==> flow/design.v <==
 `timescale 1ns / 1ps
module TIA(A,  
			Din,  
			Dout,  
			CS_n,  
			CS,  
			R_W_n,  
			RDY,  
			MASTERCLK,  
			BUS_EN,  
			idump_in,  
			Ilatch,  
			HSYNC,  
			HBLANK,  
			VSYNC,  
			VBLANK,  
			COLOROUT,  
			RES_n,  
			audv0,  
			audv1);  
   input [5:0] A;
   input [7:0] Din;
   output [7:0] Dout;
   input [2:0] 	CS_n;
   input 	CS;
   input 	R_W_n;
   output 	RDY;
   input 	MASTERCLK;
   input 	BUS_EN;
   input [1:0] 	Ilatch; 			 
   input [3:0] 	idump_in; 		 
   output 	HSYNC, HBLANK;
   output 	VSYNC, VBLANK;
   output [7:0] COLOROUT;
   input wire	RES_n;
   output reg [3:0] audv0, audv1;
   reg [7:0] 	Dout;
   wire 	HSYNC;
   reg 		VSYNC, VBLANK;
   reg [7:0] 	hCount;
   reg [3:0] 	hCountReset;
   reg clk_30;
   reg [7:0] clk_30_count;
   wire [3:0] Idump;
   wire [1:0] latchedInputsValue;
   reg 	      inputLatchEnabled, inputLatchReset;
   reg [1:0]  latchedInputs;
   always @(posedge MASTERCLK  )  
   begin
		if (~RES_n) begin
			hCount <= 8'd0;
			hCountReset[3:1] <= 3'd0;
			clk_30 <= 0;
			clk_30_count <= 0;
			latchedInputs <= 2'b11;
		end
		else begin
			if (inputLatchReset)
				 latchedInputs <= 2'b11;
			 else
				 latchedInputs <= latchedInputs & Ilatch;
			if (clk_30_count == 57) begin
				 clk_30 <= ~clk_30;
				 clk_30_count <= 0;
			 end else begin
				 clk_30_count <= clk_30_count + 1;
			 end
	 		 if ((hCountReset[3]) ||(hCount == 8'd227))			 
			    hCount <= 8'd0;
			 else
				 hCount <= hCount + 8'd1;
			 hCountReset[3:1] <= hCountReset[2:0];
		end
   end  
   assign HSYNC = (hCount >= 8'd20) && (hCount <  8'd36);
   assign HBLANK = (hCount < 8'd68);
   reg [7:0] player0Pos, r_player0Pos, player1Pos, r_player1Pos, missile0Pos, missile1Pos, ballPos;
   reg [4:0] player0Size, player1Size;
   reg [7:0] player0Color, player1Color, ballColor, pfColor, bgColor;
   reg [3:0] player0Motion, player1Motion, missile0Motion, missile1Motion,
				 ballMotion;
   reg 	     missile0Enable, missile1Enable, ballEnable, R_ballEnable;
   reg [1:0] ballSize;
   reg [19:0] pfGraphic, r_pfGraphic;
   reg [7:0]  player0Graphic, player1Graphic;
   reg [7:0]  R_player0Graphic, R_player1Graphic;
   reg 	      pfReflect, player0Reflect, player1Reflect;
   reg 	      prioCtrl;
   reg 	      pfColorCtrl;
   reg [14:0] collisionLatch;
   reg 	      missile0Lock, missile1Lock;
   reg 	      player0VertDelay, player1VertDelay, ballVertDelay;
   reg [3:0]  audc0, audc1;
   reg [4:0]  audf0, audf1;
   wire [7:0] pixelNum;
	assign pixelNum = (hCount >= 8'd68) ? (hCount - 8'd68) : 8'd227;
   wire [5:0] pfPixelNum;
   wire       pfPixelOn, pfLeftPixelVal, pfRightPixelVal;
   assign pfPixelNum = pixelNum[7:2];							 
   wire [63:0] pfGraphicExt = {44'd0, pfGraphic};	 
   assign pfLeftPixelVal  = pfGraphicExt[pfPixelNum];
   assign pfRightPixelVal = (pfReflect == 1'b0) ? pfGraphicExt[pfPixelNum - 6'd20]:
										pfGraphicExt[6'd39 - pfPixelNum];
   assign pfPixelOn = (pfPixelNum < 6'd20)? pfLeftPixelVal : pfRightPixelVal;
   wire       pl0PixelOn;
   wire [7:0] pl0Mask, pl0MaskDel;
	reg  [7:0] player0Gfx_2clk;							 
	reg        HBLANKdelay;
	assign pl0MaskDel = (player0VertDelay)? R_player0Graphic : player0Gfx_2clk;
   assign pl0Mask = (!player0Reflect)? pl0MaskDel : {pl0MaskDel[0], pl0MaskDel[1],
																	  pl0MaskDel[2], pl0MaskDel[3],
																	  pl0MaskDel[4], pl0MaskDel[5],
																	  pl0MaskDel[6], pl0MaskDel[7]};
	reg [7:0] r1_player0Pos, r2_player0Pos, r3_player0Pos;
	reg [7:0] r1_player1Pos, r2_player1Pos, r3_player1Pos;
	reg pl0Reset, pl1Reset;
	always @ (posedge MASTERCLK)
	if (~RES_n) begin
		r1_player0Pos <= 0; r2_player0Pos <= 0; r3_player0Pos <= 0; r_player0Pos <= 0;
		r1_player1Pos <= 0; r2_player1Pos <= 0; r3_player1Pos <= 0; r_player1Pos <= 0;
		pfGraphic <= 0; player0Gfx_2clk <= 0;
	end
	else if (BUS_EN)
	begin
		r1_player0Pos <= player0Pos;
		r2_player0Pos <= r1_player0Pos;
		r3_player0Pos <= r2_player0Pos;
		r_player0Pos  <= r3_player0Pos;
		r1_player1Pos <= player1Pos;
		r2_player1Pos <= r1_player1Pos;
		r3_player1Pos <= r2_player1Pos;
		r_player1Pos  <= r3_player1Pos;
		pfGraphic     	 <= r_pfGraphic;
		player0Gfx_2clk <= player0Graphic;
	end
	objPlayersPixelOn objpl0 (pixelNum, r_player0Pos, player0Size[2:0], pl0Mask, pl0Reset, pl0PixelOn);
   wire       pl1PixelOn;
   wire [7:0] pl1Mask, pl1MaskDel;
   assign pl1MaskDel = (player1VertDelay)? R_player1Graphic : player1Graphic;
   assign pl1Mask = (!player1Reflect)? pl1MaskDel : {pl1MaskDel[0], pl1MaskDel[1],
																	  pl1MaskDel[2], pl1MaskDel[3],
																	  pl1MaskDel[4], pl1MaskDel[5],
																	  pl1MaskDel[6], pl1MaskDel[7]};
   objPlayersPixelOn objpl1 (pixelNum, r_player1Pos, player1Size[2:0], pl1Mask, pl1Reset, pl1PixelOn);
   wire       mis0PixelOn, mis0PixelOut;
   wire [7:0] mis0ActualPos;
   reg  [7:0] mis0Mask;
   always @*
   begin
		case(player0Size[4:3])
		  2'd0: mis0Mask <= 8'h01;
		  2'd1: mis0Mask <= 8'h03;
		  2'd2: mis0Mask <= 8'h0F;
		  2'd3: mis0Mask <= 8'hFF;
		endcase
   end  
   assign mis0ActualPos = (missile0Lock)? player0Pos : missile0Pos;
   objPixelOn objpix1 (pixelNum, mis0ActualPos, player0Size[2:0], mis0Mask, mis0PixelOut);
   assign mis0PixelOn = mis0PixelOut && missile0Enable;
   wire mis1PixelOn, mis1PixelOut;
   wire [7:0] mis1ActualPos;
   reg [7:0]  mis1Mask;
	always @*
   begin
		case(player1Size[4:3])
		  2'd0: mis1Mask <= 8'h01;
		  2'd1: mis1Mask <= 8'h03;
		  2'd2: mis1Mask <= 8'h0F;
		  2'd3: mis1Mask <= 8'hFF;
		endcase
   end   
   assign mis1ActualPos = (missile1Lock) ? player1Pos : missile1Pos;
   objPixelOn objpix4 (pixelNum, mis1ActualPos, player1Size[2:0], mis1Mask, mis1PixelOut);
   assign mis1PixelOn = mis1PixelOut  & missile1Enable;			 
   wire ballPixelOut, ballPixelOn, ballEnableDel;
   reg [7:0] ballMask  ;
   always @*
   begin
		case(ballSize)
		  2'd0: ballMask <= 8'h01;
		  2'd1: ballMask <= 8'h03;
		  2'd2: ballMask <= 8'h0F;
		  2'd3: ballMask <= 8'hFF;
		endcase
   end  
   objPixelOn objball (pixelNum, ballPos, 3'd0, ballMask, ballPixelOut);
   assign ballEnableDel = ((ballVertDelay)? R_ballEnable : ballEnable);
   assign ballPixelOn = ballPixelOut && ballEnableDel;
   reg [7:0] pfActualColor;
   always @*
   begin
		if (pfColorCtrl)
		begin
	     if (pfPixelNum < 6'd20)
	       pfActualColor <= player0Color;
	     else
	       pfActualColor <= player1Color;
		end
		else
			pfActualColor <= pfColor;
   end  
   reg [7:0] pixelColor;
   assign COLOROUT = (HBLANK || HBLANKdelay) ? 8'b0 : pixelColor;				 
   always @*
   begin
		if (!prioCtrl)
		begin
		  if (pl0PixelOn || mis0PixelOn)
				 pixelColor <= player0Color;
		  else if( ballPixelOn)		 
				 pixelColor <=  pfColor  ;			 
		  else if (pl1PixelOn || mis1PixelOn)
				 pixelColor <= player1Color;
		  else if (pfPixelOn)
				 pixelColor <= pfActualColor;
		  else
				 pixelColor <= bgColor;
		end
		else begin
			if (pfPixelOn)
			  pixelColor <= pfActualColor;
		   else if( ballPixelOn)
				 pixelColor <=  pfColor;
			else if (pl0PixelOn || mis0PixelOn)
			  pixelColor <= player0Color;
		   else if (pl1PixelOn || mis1PixelOn)
			  pixelColor <= player1Color;
		   else if( ballPixelOn)
				 pixelColor <=  pfColor;
			else
			  pixelColor <= bgColor;
		end
   end  
   wire [14:0] collisions;
   reg 	      collisionLatchReset;
   assign collisions = {pl0PixelOn && pl1PixelOn, mis0PixelOn && mis1PixelOn,
								ballPixelOn && pfPixelOn,
								mis1PixelOn && pfPixelOn, mis1PixelOn && ballPixelOn,
								mis0PixelOn && pfPixelOn, mis0PixelOn && ballPixelOn,
								pl1PixelOn && pfPixelOn, pl1PixelOn && ballPixelOn,
								pl0PixelOn && pfPixelOn, pl0PixelOn && ballPixelOn,
								mis1PixelOn && pl0PixelOn, mis1PixelOn && pl1PixelOn,
								mis0PixelOn && pl1PixelOn, mis0PixelOn && pl0PixelOn};
	always @(posedge MASTERCLK)
   begin
		if (~RES_n || collisionLatchReset)
		  collisionLatch <= 15'b000000000000000;
		else
		  collisionLatch <= collisionLatch | collisions;
   end  
   reg wSync, wSyncReset;
   always @(posedge MASTERCLK)
   begin
		if (~RES_n)
			wSync <= 1'b0;
		else if (hCount == 8'd3)
			wSync <= 1'b0;
		else if (wSyncReset && hCount > 8'd5)
			wSync <= 1'b1;
   end  
   assign RDY = ~wSync;
   assign latchedInputsValue = (inputLatchEnabled)? latchedInputs : Ilatch;
   reg inputDumpEnabled;
   assign Idump = (inputDumpEnabled)? 4'b0000 : idump_in;
   always @(posedge MASTERCLK)
   begin
		if (~RES_n) begin
			inputLatchEnabled <= 1'b0;
			inputDumpEnabled <= 1'b0;
			VSYNC <= 1'b0;
			player0Pos <= 8'd0; player1Pos <= 8'd0;
			missile0Pos <= 8'd0; missile1Pos <= 8'd0; ballPos <= 8'd0;
			player0Size <= 5'd0; player1Size <= 5'd0;
			player0Color <= 8'd0; player1Color <= 8'd0; pfColor <= 8'd0; bgColor <= 8'd0;
			pfReflect <= 1'b0; pfColorCtrl <= 1'b0; prioCtrl <= 1'b0; ballSize <= 2'd0;
			player0Reflect <= 1'b0; player1Reflect <= 1'b0;
			r_pfGraphic <= 20'd0;
			audc0 <= 4'd0; audc1 <= 4'd0; audf0 <= 5'd0; audf1 <= 5'd0;
			audv0 <= 4'd0; audv1 <= 4'd0;
			player0Graphic <= 8'd0; player1Graphic <= 8'd0;
			R_player0Graphic <= 8'd0; R_player1Graphic <= 8'd0;
			ballEnable <= 1'b0; R_ballEnable <= 1'b0;
			missile0Enable <= 1'b0; missile1Enable <= 1'b0;
			player0Motion <= 4'd0; player1Motion <= 4'd0; missile0Motion <= 4'd0;
			missile1Motion <= 4'd0; ballMotion <= 4'd0;
			player0VertDelay <= 1'b0; player1VertDelay <= 1'b0; ballVertDelay <= 1'b0;
			missile0Lock <= 1'b0; missile1Lock <= 1'b0;
			inputLatchReset <= 1'b0;
			collisionLatchReset <= 1'b0;
			hCountReset[0] <= 1'b0;
			wSyncReset <= 1'b0;
			Dout <= 8'b00000000;
			VBLANK <= 0;
			pl0Reset <= 0;
			pl1Reset <= 0;
			HBLANKdelay <= 0;
		end
		else if (!BUS_EN) begin
		end
		else if (CS && !CS_n) begin
			inputLatchReset <= ({R_W_n, A[5:0]} == 7'h01 && Din[6] && !inputLatchEnabled);
			collisionLatchReset <= ({R_W_n, A[5:0]} == 7'h2C);
			hCountReset[0] <= ({R_W_n, A[5:0]} == 7'h03);
			wSyncReset <= ({R_W_n, A[5:0]} == 7'h02) && !wSync;
			case({R_W_n, A[5:0]})
			  7'h70: 	Dout <= {collisionLatch[1:0],6'b000000};
			  7'h71: 	Dout <= {collisionLatch[3:2],6'b000000};
			  7'h72: 	Dout <= {collisionLatch[5:4],6'b000000};
			  7'h73: 	Dout <= {collisionLatch[7:6],6'b000000};
			  7'h74: 	Dout <= {collisionLatch[9:8],6'b000000};
			  7'h75: 	Dout <= {collisionLatch[11:10],6'b000000};
			  7'h76: 	Dout <= {collisionLatch[12],7'b0000000};
			  7'h77: 	Dout <= {collisionLatch[14:13],6'b000000};
			  7'h78: 	Dout <= {Idump[0], 7'b0000000};
			  7'h79: 	Dout <= {Idump[1], 7'b0000000};
			  7'h7A: 	Dout <= {Idump[2], 7'b0000000};
			  7'h7B: 	Dout <= {Idump[3], 7'b0000000};
			  7'h7C: 	Dout <= {latchedInputsValue[0], 7'b0000000};
			  7'h7D: 	Dout <= {latchedInputsValue[1], 7'b0000000};
			  7'h00: VSYNC <= Din[1];
			  7'h01: begin
					inputLatchEnabled <= Din[6];
					inputDumpEnabled <= Din[7];
					VBLANK <= Din[1];
			  end
			  7'h02:	begin
			  		pl0Reset <= 0;
					pl1Reset <= 0;
				end
			  7'h03:;
			  7'h04: player0Size <= {Din[5:4],Din[2:0]};
			  7'h05: player1Size <= {Din[5:4],Din[2:0]};
			  7'h06: player0Color <= Din;
			  7'h07: player1Color <= Din;
			  7'h08: pfColor <= Din;
			  7'h09: bgColor <= Din;
			  7'h0A: begin
					pfReflect <= Din[0];
					pfColorCtrl <= Din[1];
					prioCtrl <= Din[2];
					ballSize <= Din[5:4];
			  end
			  7'h0B: player0Reflect <= Din[3];
			  7'h0C: player1Reflect <= Din[3];
			  7'h0D: r_pfGraphic[3:0] <= Din[7:4];    
			  7'h0E: r_pfGraphic[11:4] <= {Din[0], Din[1], Din[2], Din[3], Din[4], Din[5], Din[6], Din[7]};  
			  7'h0F: r_pfGraphic[19:12] <= Din[7:0];   
			  7'h10:
			   begin
						player0Pos <= pixelNum + 2;   	 
						if( hCount <  8'd68)					 
						   player0Pos <= 0;
						pl0Reset <= 1;
			   end
			  7'h11:
			   begin
						player1Pos <= pixelNum + 2;		 
						if( hCount <  8'd68)					 
						   player1Pos <= 0;
						pl1Reset <= 1;
			   end
			  7'h12: missile0Pos <= pixelNum + 1;
			  7'h13: missile1Pos <= pixelNum + 1;
			  7'h14:
			   begin
					ballPos <= pixelNum   - 1 +  1;					 
					if( hCount <  8'd68)				 
						ballPos <= hCount - 8'd68 + 8'd2;
				end
			  7'h15: audc0 <= Din[3:0];
			  7'h16: audc1 <= Din[3:0];
			  7'h17: audf0 <= Din[4:0];
			  7'h18: audf1 <= Din[4:0];
			  7'h19: audv0 <= Din[3:0];
			  7'h1A: audv1 <= Din[3:0];
			  7'h1B: begin
					player0Graphic <= {Din[0], Din[1], Din[2], Din[3],
										  	 Din[4], Din[5], Din[6], Din[7]};
					R_player1Graphic <= player1Graphic;
			  end
			  7'h1C: begin
					player1Graphic <= {Din[0], Din[1], Din[2], Din[3],
											 Din[4], Din[5], Din[6], Din[7]};
					R_player0Graphic <= player0Graphic;
					R_ballEnable <= ballEnable;
			  end
			  7'h1D: missile0Enable <= Din[1];
			  7'h1E: missile1Enable <= Din[1];
			  7'h1F: ballEnable <= Din[1];
			  7'h20: player0Motion <= Din[7:4];
			  7'h21: player1Motion <= Din[7:4];
			  7'h22: missile0Motion <= Din[7:4];
			  7'h23: missile1Motion <= Din[7:4];
			  7'h24: ballMotion <= Din[7:4];
			  7'h25: player0VertDelay <= Din[0];
			  7'h26: player1VertDelay <= Din[0];
			  7'h27: ballVertDelay <= Din[0];
			  7'h28: missile0Lock <= Din[1];
			  7'h29: missile1Lock <= Din[1];
			  7'h2A: begin
					player0Pos <= player0Pos - {{4{player0Motion[3]}}, player0Motion[3:0]};
					player1Pos <= player1Pos - {{4{player1Motion[3]}},	player1Motion[3:0]};
					missile0Pos <= missile0Pos - {{4{missile0Motion[3]}},	missile0Motion[3:0]};
					missile1Pos <= missile1Pos - {{4{missile1Motion[3]}},	missile1Motion[3:0]};
					ballPos <= ballPos - {{4{ballMotion[3]}},ballMotion[3:0]};
					if( ballPos - {{4{ballMotion[3]}},ballMotion[3:0]} >= 8'd227)
						ballPos <= 0;
					if( HBLANK) begin
						HBLANKdelay <= 1;
					end
			  end
			  7'h2B: begin
					player0Motion <= 0;  
					player1Motion <= 0;  
					missile0Motion <= 0;  
					missile1Motion <= 0;  
					ballMotion <= 0;  
			  end
			  7'h2C:;
			  default: Dout <= 8'b00000000;
			endcase
		end  
		else begin
			inputLatchReset <= 1'b0;
			collisionLatchReset <= 1'b0;
			hCountReset[0] <= 1'b0;
			wSyncReset <= 1'b0;
			Dout <= 8'b00000000;
			if( HBLANK) begin
				pl0Reset <= 0;
				pl1Reset <= 0;
			end
			if( hCount >= (8'd68 + 8'd7)) HBLANKdelay <= 0;
		end
  end  
endmodule
module objPixelOn(pixelNum, objPos, objSize, objMask, pixelOn);
   input [7:0] pixelNum, objPos, objMask;
   input [2:0] objSize;
   output      pixelOn;
   wire [7:0]  objIndex;
   wire [8:0]  objByteIndex;
   wire        objMaskOn, objPosOn;
   reg 	       objSizeOn;
   reg [2:0]   objMaskSel;
	assign objIndex = pixelNum - objPos - 8'd1;
   assign objByteIndex = 9'b1 << (objIndex[7:3]);
   always @*
   begin
		case (objSize)
		  3'd0: objSizeOn <= (objByteIndex & 9'b00000001) != 0;
		  3'd1: objSizeOn <= (objByteIndex & 9'b00000101) != 0;		 
		  3'd2: objSizeOn <= (objByteIndex & 9'b00010001) != 0;
		  3'd3: objSizeOn <= (objByteIndex & 9'b00010101) != 0;
		  3'd4: objSizeOn <= (objByteIndex & 9'b10000001) != 0;
		  3'd5: objSizeOn <= (objByteIndex & 9'b00000011) != 0;
		  3'd6: objSizeOn <= (objByteIndex &  9'b100010001) != 0;		 
		  3'd7: objSizeOn <= (objByteIndex & 9'b00001111) != 0;
		endcase
   end  
   always @*
   begin
		case (objSize)
		  3'd5: objMaskSel <= objIndex[3:1];
		  3'd7: objMaskSel <= objIndex[4:2];
		  default: objMaskSel <= objIndex[2:0];
		endcase
   end  
   assign objMaskOn = objMask[objMaskSel];
   assign objPosOn = (pixelNum > objPos) && ({1'b0, pixelNum} <= {1'b0, objPos} + 9'd72);
   assign pixelOn = objSizeOn && objMaskOn && objPosOn;
endmodule
module objPlayersPixelOn(pixelNum, objPos, objSize, objMask, plReset, pixelOn);
   input [7:0] pixelNum, objPos, objMask;
   input [2:0] objSize;
	input  		plReset;
   output      pixelOn;
   wire [7:0]  objIndex;
   wire [8:0]  objByteIndex;
   wire        objMaskOn, objPosOn;
   reg 	       objSizeOn;
   reg [2:0]   objMaskSel;
	assign objIndex = pixelNum - objPos - 8'd1;
   assign objByteIndex = 9'b1 << (objIndex[7:3]);
   always @*
   begin
		case (objSize)
		  3'd0: objSizeOn <= (objByteIndex & 9'b00000001 & ~plReset) != 0;
		  3'd1: objSizeOn <= (plReset) ? ((objByteIndex & 9'b00000100) != 0) : ((objByteIndex & 9'b0000101) != 0);
		  3'd2: objSizeOn <= (plReset) ? ((objByteIndex & 9'b00010000) != 0) : ((objByteIndex & 9'b00010001) != 0);
		  3'd3: objSizeOn <= (plReset) ? ((objByteIndex & 9'b00010100) != 0) : ((objByteIndex & 9'b00010101) != 0);
		  3'd4: objSizeOn <= (objByteIndex & 9'b10000001 & ~plReset) != 0;
		  3'd5: objSizeOn <= (objByteIndex & 9'b00000011 & ~plReset) != 0;
		  3'd6: objSizeOn <= (plReset) ? ((objByteIndex &  9'b100010000) != 0) : ((objByteIndex &  9'b100010001) != 0);
		  3'd7: objSizeOn <= (objByteIndex & 9'b00001111 & ~plReset) != 0;
		endcase
   end  
   always @*
   begin
		case (objSize)
		  3'd5: objMaskSel <= objIndex[3:1];
		  3'd7: objMaskSel <= objIndex[4:2];
		  default: objMaskSel <= objIndex[2:0];
		endcase
   end  
   assign objMaskOn = objMask[objMaskSel];
   assign objPosOn = (pixelNum > objPos) && ({1'b0, pixelNum} <= {1'b0, objPos} + 9'd72);
   assign pixelOn = objSizeOn && objMaskOn && objPosOn;
endmodule
---- Step by step through the tools: TIA ----
Tool output for the design above, in the order of the flow.
Lines are those of the file above, counted from 1.
Operators carry their Yosys type and port widths (W data, S select, Z words).
Not given: --
design
  top module .............................. TIA
  clock input ............................. MASTERCLK
  standard-cell library ................... sky130hd
  timing corner ........................... tt_025C_1v80

---- After elaboration ----
Yosys after proc, flatten, opt, wreduce and memory -nomap, before mapping. Memory bits, and registers merged into a memory's read port (data or address), are not among the register bits. Print and check cells are not counted. Equal cells are merged and count once.
cells by class
  add/sub/neg operators ................... 29
  equal/unequal tests ..................... 88
  $lt $le $gt $ge ......................... 18
  reductions and logical operators ........ 142
  multiplexer cells ....................... 71
  shifts and indexed selects .............. 13
  bitwise gates (word level) .............. 15
operator list
  operator               count
  $reduce_bool A32 Y1    34
  $shiftx A64 B6 Y1      3
  $mux W8                23
  $pmux W8 S15           1
  $reduce_and A3 Y1      38
  $eq A7 B5 Y1 const B   16
  $eq A7 B7 Y1 const B   14
  $pmux W8 S4            3
  $eq A7 B6 Y1 const B   13
  $sub A8 B8 Y8          10
  $pmux W8 S2            5
  $and A1 B32 Y32        2
  $not A1 Y32            2
  $and A2 B32 Y32        2
  $and A4 B32 Y32        2
  $and A8 B32 Y32        2
  $eq A7 B4 Y1 const B   8
  $sub A8 B1 Y8 const B  6
  $reduce_or A45 Y1      1
  $add A8 B7 Y9 const B  5
  $le A8 B9 Y1           5
  $shiftx A8 B3 Y1       5
  $gt A8 B8 Y1           5
  $pmux W4 S2            5
  $logic_and A1 B1 Y1    38
  $shl A1 B5 Y9 const A  4
  $pmux W1 S8            4
  $eq A7 B3 Y1 const B   4
Other operator kinds: 43; their cells: 116.
storage and ports
  bits in registers ....................... 318
  input port bits ......................... 28

---- Logic depth ----
Depth = most cells in a row (Yosys ltp): at word level without a register or memory, in the mapped netlist without a sequential cell, where the memories' decode and read muxes count.
logic depth
  depth in word-level cells ............... 17
  ABC_AREA ................................ 0
  gate-level depth with buffers ........... 26
  depth with buffers taken out ............ 21

---- After synthesis ----
Yosys stat after the flow's synthesis: flattened, memories mapped to cells. It holds for the ABC_AREA given above (unset counts as 0); a run with the other value may have another netlist.
The area totals of this step are shown rounded.
cells by type
  cell                       count
  sky130_fd_sc_hd__dfxtp_1   312
  sky130_fd_sc_hd__mux2i_1   160
  sky130_fd_sc_hd__ha_1      115
  sky130_fd_sc_hd__nand2_1   348
  sky130_fd_sc_hd__nor2b_1   169
  sky130_fd_sc_hd__a21boi_0  113
  sky130_fd_sc_hd__xnor2_1   82
  sky130_fd_sc_hd__a21oi_1   114
  sky130_fd_sc_hd__nor2_1    149
  sky130_fd_sc_hd__inv_1     119
  sky130_fd_sc_hd__clkbuf_1  115
  sky130_fd_sc_hd__nand3_1   83
  sky130_fd_sc_hd__o21ai_0   81
  sky130_fd_sc_hd__mux4_2    17
  sky130_fd_sc_hd__o211a_1   38
  sky130_fd_sc_hd__a21o_1    41
  sky130_fd_sc_hd__a31oi_1   36
  sky130_fd_sc_hd__nand2b_1  35
Other cell types: 97; their cells: 528.
mapped netlist
  mapped cells ............................ 2655
  cell area after synthesis ............... 21700 µm²
  buffers ................................. 158
  flip-flop cells ......................... 312
The figures by module come from a second, unflattened synthesis with its own total; it is not the netlist above.
unflattened totals
  cell total of the unflattened synthesis .. 2635
  area (unflattened synthesis) ............ 21600 µm²
Each row is one instance without its submodules.
by module
  module             seq. area (µm²)  area (µm²)  cells  times used
  TIA                6250             16600       1940   1
  objPixelOn         0.0              975         133    3
  objPlayersPixelOn  0.0              1040        148    2

---- Timing after synthesis ----
OpenSTA on the mapped netlist: ideal clock, no wires. The path of least setup slack (recovery checks aside). Input and output delay are each 20% of the period. Register names are those of the netlist, which keeps one name where synthesis merged equal registers.
timing after synthesis
  path type ............................... reg2out
  start point ............................. register hCount[1]
  end point ............................... output port COLOROUT[6]
  buffers on the path ..................... 5
  clock period ............................ 12.0 ns
  path delay .............................. 5.357 ns
  driving pins on the path ................ 26
  launch time at the first pin ............ 0.000 ns
  output delay ............................ 2.400 ns
  arrival ................................. 5.357 ns
  slack ................................... 4.243 ns
  period reached after synthesis .......... 7.757 ns
"path delay" = arrival - input delay + setup time.
At an output port there is no setup time.
"driving pins on the path" counts driving pins, that of a launching flip-flop among them; a cell with two outputs on the path counts twice.
"period reached after synthesis" = period - worst setup slack (recovery checks aside). The figure is calculated, with input and output delays left at 20% of the set period.
The rows between start and end are the longest chain of elaborated cells between them; the timing report does not say that the signal goes this way. Where chains are equally long, one stands for them.
A line is the first line of the expression or statement that the cell stems from. Yosys adds cells for indexed reads and writes and turns some case tables into memories.
At most two assigning lines are given for a register; there are more.
on the way, after synthesis
  path through ............................ sky130_fd_sc_hd__dfxtp_1 -> sky130_fd_sc_hd__inv_1 -> sky130_fd_sc_hd__clkbuf_1 -> sky130_fd_sc_hd__ha_1 -> sky130_fd_sc_hd__and2_1 -> sky130_fd_sc_hd__a221oi_2 -> sky130_fd_sc_hd__buf_2 -> sky130_fd_sc_hd__buf_2 -> sky130_fd_sc_hd__nor2_1 -> sky130_fd_sc_hd__inv_1 -> sky130_fd_sc_hd__ha_1 -> sky130_fd_sc_hd__ha_1 -> sky130_fd_sc_hd__nand2b_1 -> sky130_fd_sc_hd__a211oi_1 -> sky130_fd_sc_hd__a21oi_1 -> sky130_fd_sc_hd__o21ai_1 -> sky130_fd_sc_hd__o21ai_1 -> sky130_fd_sc_hd__xnor2_1 -> sky130_fd_sc_hd__a211o_1 -> sky130_fd_sc_hd__a31oi_1 -> sky130_fd_sc_hd__o31a_4 -> sky130_fd_sc_hd__or2_1 -> sky130_fd_sc_hd__buf_6 -> sky130_fd_sc_hd__buf_6 -> sky130_fd_sc_hd__a311o_1 -> sky130_fd_sc_hd__a21oi_1
  length of the longest elaborated chain .. 17
ends and longest elaborated chain, after synthesis
  item                 line  text
  from (decl)          40    reg [7:0] hCount;
  from (assign)        51    hCount <= 8'd0;
  from (assign)        71    hCount <= hCount + 8'd1;
  $ge A8 B7 Y1         96    assign pixelNum = (hCount >= 8'd68) ? (hCount - 8'd68) : 8'd227;
  $mux W8              96
  $sub A8 B8 Y8        483   assign objIndex = pixelNum - objPos - 8'd1;
  $sub A8 B1 Y8        483
  $shl A1 B5 Y9        484   assign objByteIndex = 9'b1 << (objIndex[7:3]);
  $and A4 B32 Y32      495   3'd7: objSizeOn <= (objByteIndex & 9'b00001111 & ~plReset) != 0;
  $reduce_bool A32 Y1  495
  (+3 left out)        --
  $logic_or A1 B1 Y1   226   else if (pl1PixelOn || mis1PixelOn)
  $mux W8              226
  $mux W8              224   else if (pl0PixelOn || mis0PixelOn)
  $mux W8              222   else if( ballPixelOn)
  $mux W8              220   if (pfPixelOn)
  $mux W8              206   if (!prioCtrl)
  $mux W8              203   assign COLOROUT = (HBLANK || HBLANKdelay) ? 8'b0 : pixelColor;
  to (decl)            34    output [7:0] COLOROUT;

---- Timing after layout ----
Path of least setup slack in the final report of record 1 (OpenROAD, finished layout, wires in). Where an end is a register, its clock arrival counts in the times.
timing post-layout
  path type ............................... reg2out
  start point ............................. register hCount[2]
  end point ............................... output port COLOROUT[0]
  arrival ................................. 7.84 ns
  driving pins on the path ................ 22
  launch time at the first pin ............ 0.58 ns
  slack ................................... 0.64 ns
  buffers on the path ..................... 2
  output delay ............................ 2.12 ns
  clock period ............................ 10.6 ns
The rows between start and end are the longest chain of elaborated cells between them; the timing report does not say that the signal goes this way. Where chains are equally long, one stands for them.
At most two assigning lines are given for a register; there are more.
on the way, post-layout
  path through ............................ sky130_fd_sc_hd__dfxtp_1 -> sky130_fd_sc_hd__buf_4 -> sky130_fd_sc_hd__clkinv_1 -> sky130_fd_sc_hd__ha_1 -> sky130_fd_sc_hd__or3b_4 -> sky130_fd_sc_hd__a221o_2 -> sky130_fd_sc_hd__nand2_1 -> sky130_fd_sc_hd__inv_2 -> sky130_fd_sc_hd__ha_1 -> sky130_fd_sc_hd__a21oi_1 -> sky130_fd_sc_hd__a41oi_2 -> sky130_fd_sc_hd__a21oi_2 -> sky130_fd_sc_hd__a31oi_1 -> sky130_fd_sc_hd__o211ai_1 -> sky130_fd_sc_hd__or4b_1 -> sky130_fd_sc_hd__a211oi_1 -> sky130_fd_sc_hd__o31a_4 -> sky130_fd_sc_hd__or2_1 -> sky130_fd_sc_hd__a32oi_1 -> sky130_fd_sc_hd__o211a_1 -> sky130_fd_sc_hd__o21ai_1 -> sky130_fd_sc_hd__clkdlybuf4s50_1
  length of the longest elaborated chain .. 17
ends and longest elaborated chain, post-layout
  item                 line  text
  from (decl)          40    reg [7:0] hCount;
  from (assign)        51    hCount <= 8'd0;
  from (assign)        71    hCount <= hCount + 8'd1;
  $ge A8 B7 Y1         96    assign pixelNum = (hCount >= 8'd68) ? (hCount - 8'd68) : 8'd227;
  $mux W8              96
  $sub A8 B8 Y8        483   assign objIndex = pixelNum - objPos - 8'd1;
  $sub A8 B1 Y8        483
  $shl A1 B5 Y9        484   assign objByteIndex = 9'b1 << (objIndex[7:3]);
  $and A4 B32 Y32      495   3'd7: objSizeOn <= (objByteIndex & 9'b00001111 & ~plReset) != 0;
  $reduce_bool A32 Y1  495
  (+3 left out)        --
  $logic_or A1 B1 Y1   226   else if (pl1PixelOn || mis1PixelOn)
  $mux W8              226
  $mux W8              224   else if (pl0PixelOn || mis0PixelOn)
  $mux W8              222   else if( ballPixelOn)
  $mux W8              220   if (pfPixelOn)
  $mux W8              206   if (!prioCtrl)
  $mux W8              203   assign COLOROUT = (HBLANK || HBLANKdelay) ? 8'b0 : pixelColor;
  to (decl)            34    output [7:0] COLOROUT;

Measured results for TIA: 2 stored runs of the Yosys and OpenROAD flow on sky130hd. The settings differ; the order carries no meaning. The constraints put input and output delay at 20% of the set period each and load the outputs with 0.01 pF.
By "clock period achieved" is meant the clock period of the run minus its worst setup slack. This is arithmetic on one report: input and output delays are still those of the set period (20% each).
By "worst path time" is meant the share of the clock period that the worst setup path is allowed (20% is reserved at inputs, 20% at outputs), minus its slack. Clock arrival times at its registers enter into it.
"total power of the final layout": no workload was simulated; the value follows from the tool's default switching activity.
Results are given in rounded form.

======== record 1 ========
==> flow/run.sh <==
#!/bin/bash
# the make line also repeats the synthesis and layout settings of config.mk as NAME=value (left out here)
make -C /OpenROAD-flow-scripts/flow DESIGN_CONFIG=/design/flow/config.mk WORK_HOME=/design/flow/orfs CLKGATE_MAP_FILE= finish
==> flow/config.mk <==
export PLATFORM = sky130hd
export DESIGN_NAME = TIA
export DESIGN_NICKNAME = TIA
export VERILOG_FILES = /design/flow/design.v
export SDC_FILE = /design/flow/constraint.sdc
export NUM_CORES = 4
export LEC_CHECK = 0
export CAP_MARGIN = 35
export CELL_PAD_IN_SITES_DETAIL_PLACEMENT = 2
export CELL_PAD_IN_SITES_GLOBAL_PLACEMENT = 1
export CORE_ASPECT_RATIO = 1.16
export CORE_MARGIN = 3
export CORE_UTILIZATION = 40
export CTS_CLUSTER_SIZE = 50
export GPL_ROUTABILITY_DRIVEN = 0
export MAX_ROUTING_LAYER = met4
export MIN_ROUTING_LAYER = met1
export PLACE_DENSITY_LB_ADDON = 0.23
export SETUP_SLACK_MARGIN = -0.06
export SLEW_MARGIN = 0
==> flow/constraint.sdc <==
create_clock -name core_clock -period 10.6 [get_ports {MASTERCLK}]
set_input_delay 2.1200 -clock core_clock [delete_from_list [all_inputs] [get_ports {MASTERCLK}]]
set_output_delay 2.1200 -clock core_clock [all_outputs]
set_load 0.01 [all_outputs]

-------- measured, record 1 --------
  final worst hold slack .................. 0.439 ns
  sum of negative setup slack ............. 0.000 ns
  worst setup slack after layout .......... 0.639 ns
  final utilization ....................... 0.449
  clock period achieved ................... 9.961 ns
  total power of the final layout ......... 2640 uW
  standard-cell area after layout ......... 24000 µm²
  worst path time ......................... 7.84 ns
  kind of the worst setup path ............ reg2out
  full die area ........................... 57200 µm²
  chip area after synthesis (Yosys) ....... 21700 µm²

======== record 2 ========
==> flow/run.sh <==
#!/bin/bash
# the make line also repeats the synthesis and layout settings of config.mk as NAME=value (left out here)
make -C /OpenROAD-flow-scripts/flow DESIGN_CONFIG=/design/flow/config.mk WORK_HOME=/design/flow/orfs CLKGATE_MAP_FILE= finish
==> flow/config.mk <==
export PLATFORM = sky130hd
export DESIGN_NAME = TIA
export DESIGN_NICKNAME = TIA
export VERILOG_FILES = /design/flow/design.v
export SDC_FILE = /design/flow/constraint.sdc
export NUM_CORES = 4
export LEC_CHECK = 0
export CAP_MARGIN = 20
export CORE_MARGIN = 2
export CORE_UTILIZATION = 40
export CTS_CLUSTER_SIZE = 50
export MIN_ROUTING_LAYER = met2
export SETUP_SLACK_MARGIN = -0.06
export SLEW_MARGIN = 20
==> flow/constraint.sdc <==
create_clock -name core_clock -period 12.0 [get_ports {MASTERCLK}]
set_input_delay 2.4000 -clock core_clock [delete_from_list [all_inputs] [get_ports {MASTERCLK}]]
set_output_delay 2.4000 -clock core_clock [all_outputs]
set_load 0.01 [all_outputs]

-------- measured, record 2 --------
  full die area ........................... 56200 µm²
  chip area after synthesis (Yosys) ....... 21700 µm²
  sum of negative setup slack ............. 0.000 ns
  standard-cell area after layout ......... 24100 µm²
  clock period achieved ................... 10.676 ns
  worst path time ......................... 8.28 ns
  kind of the worst setup path ............ reg2out
  total power of the final layout ......... 2460 uW
  final worst hold slack .................. 0.432 ns
  final utilization ....................... 0.449
  worst setup slack after layout .......... 1.32 ns
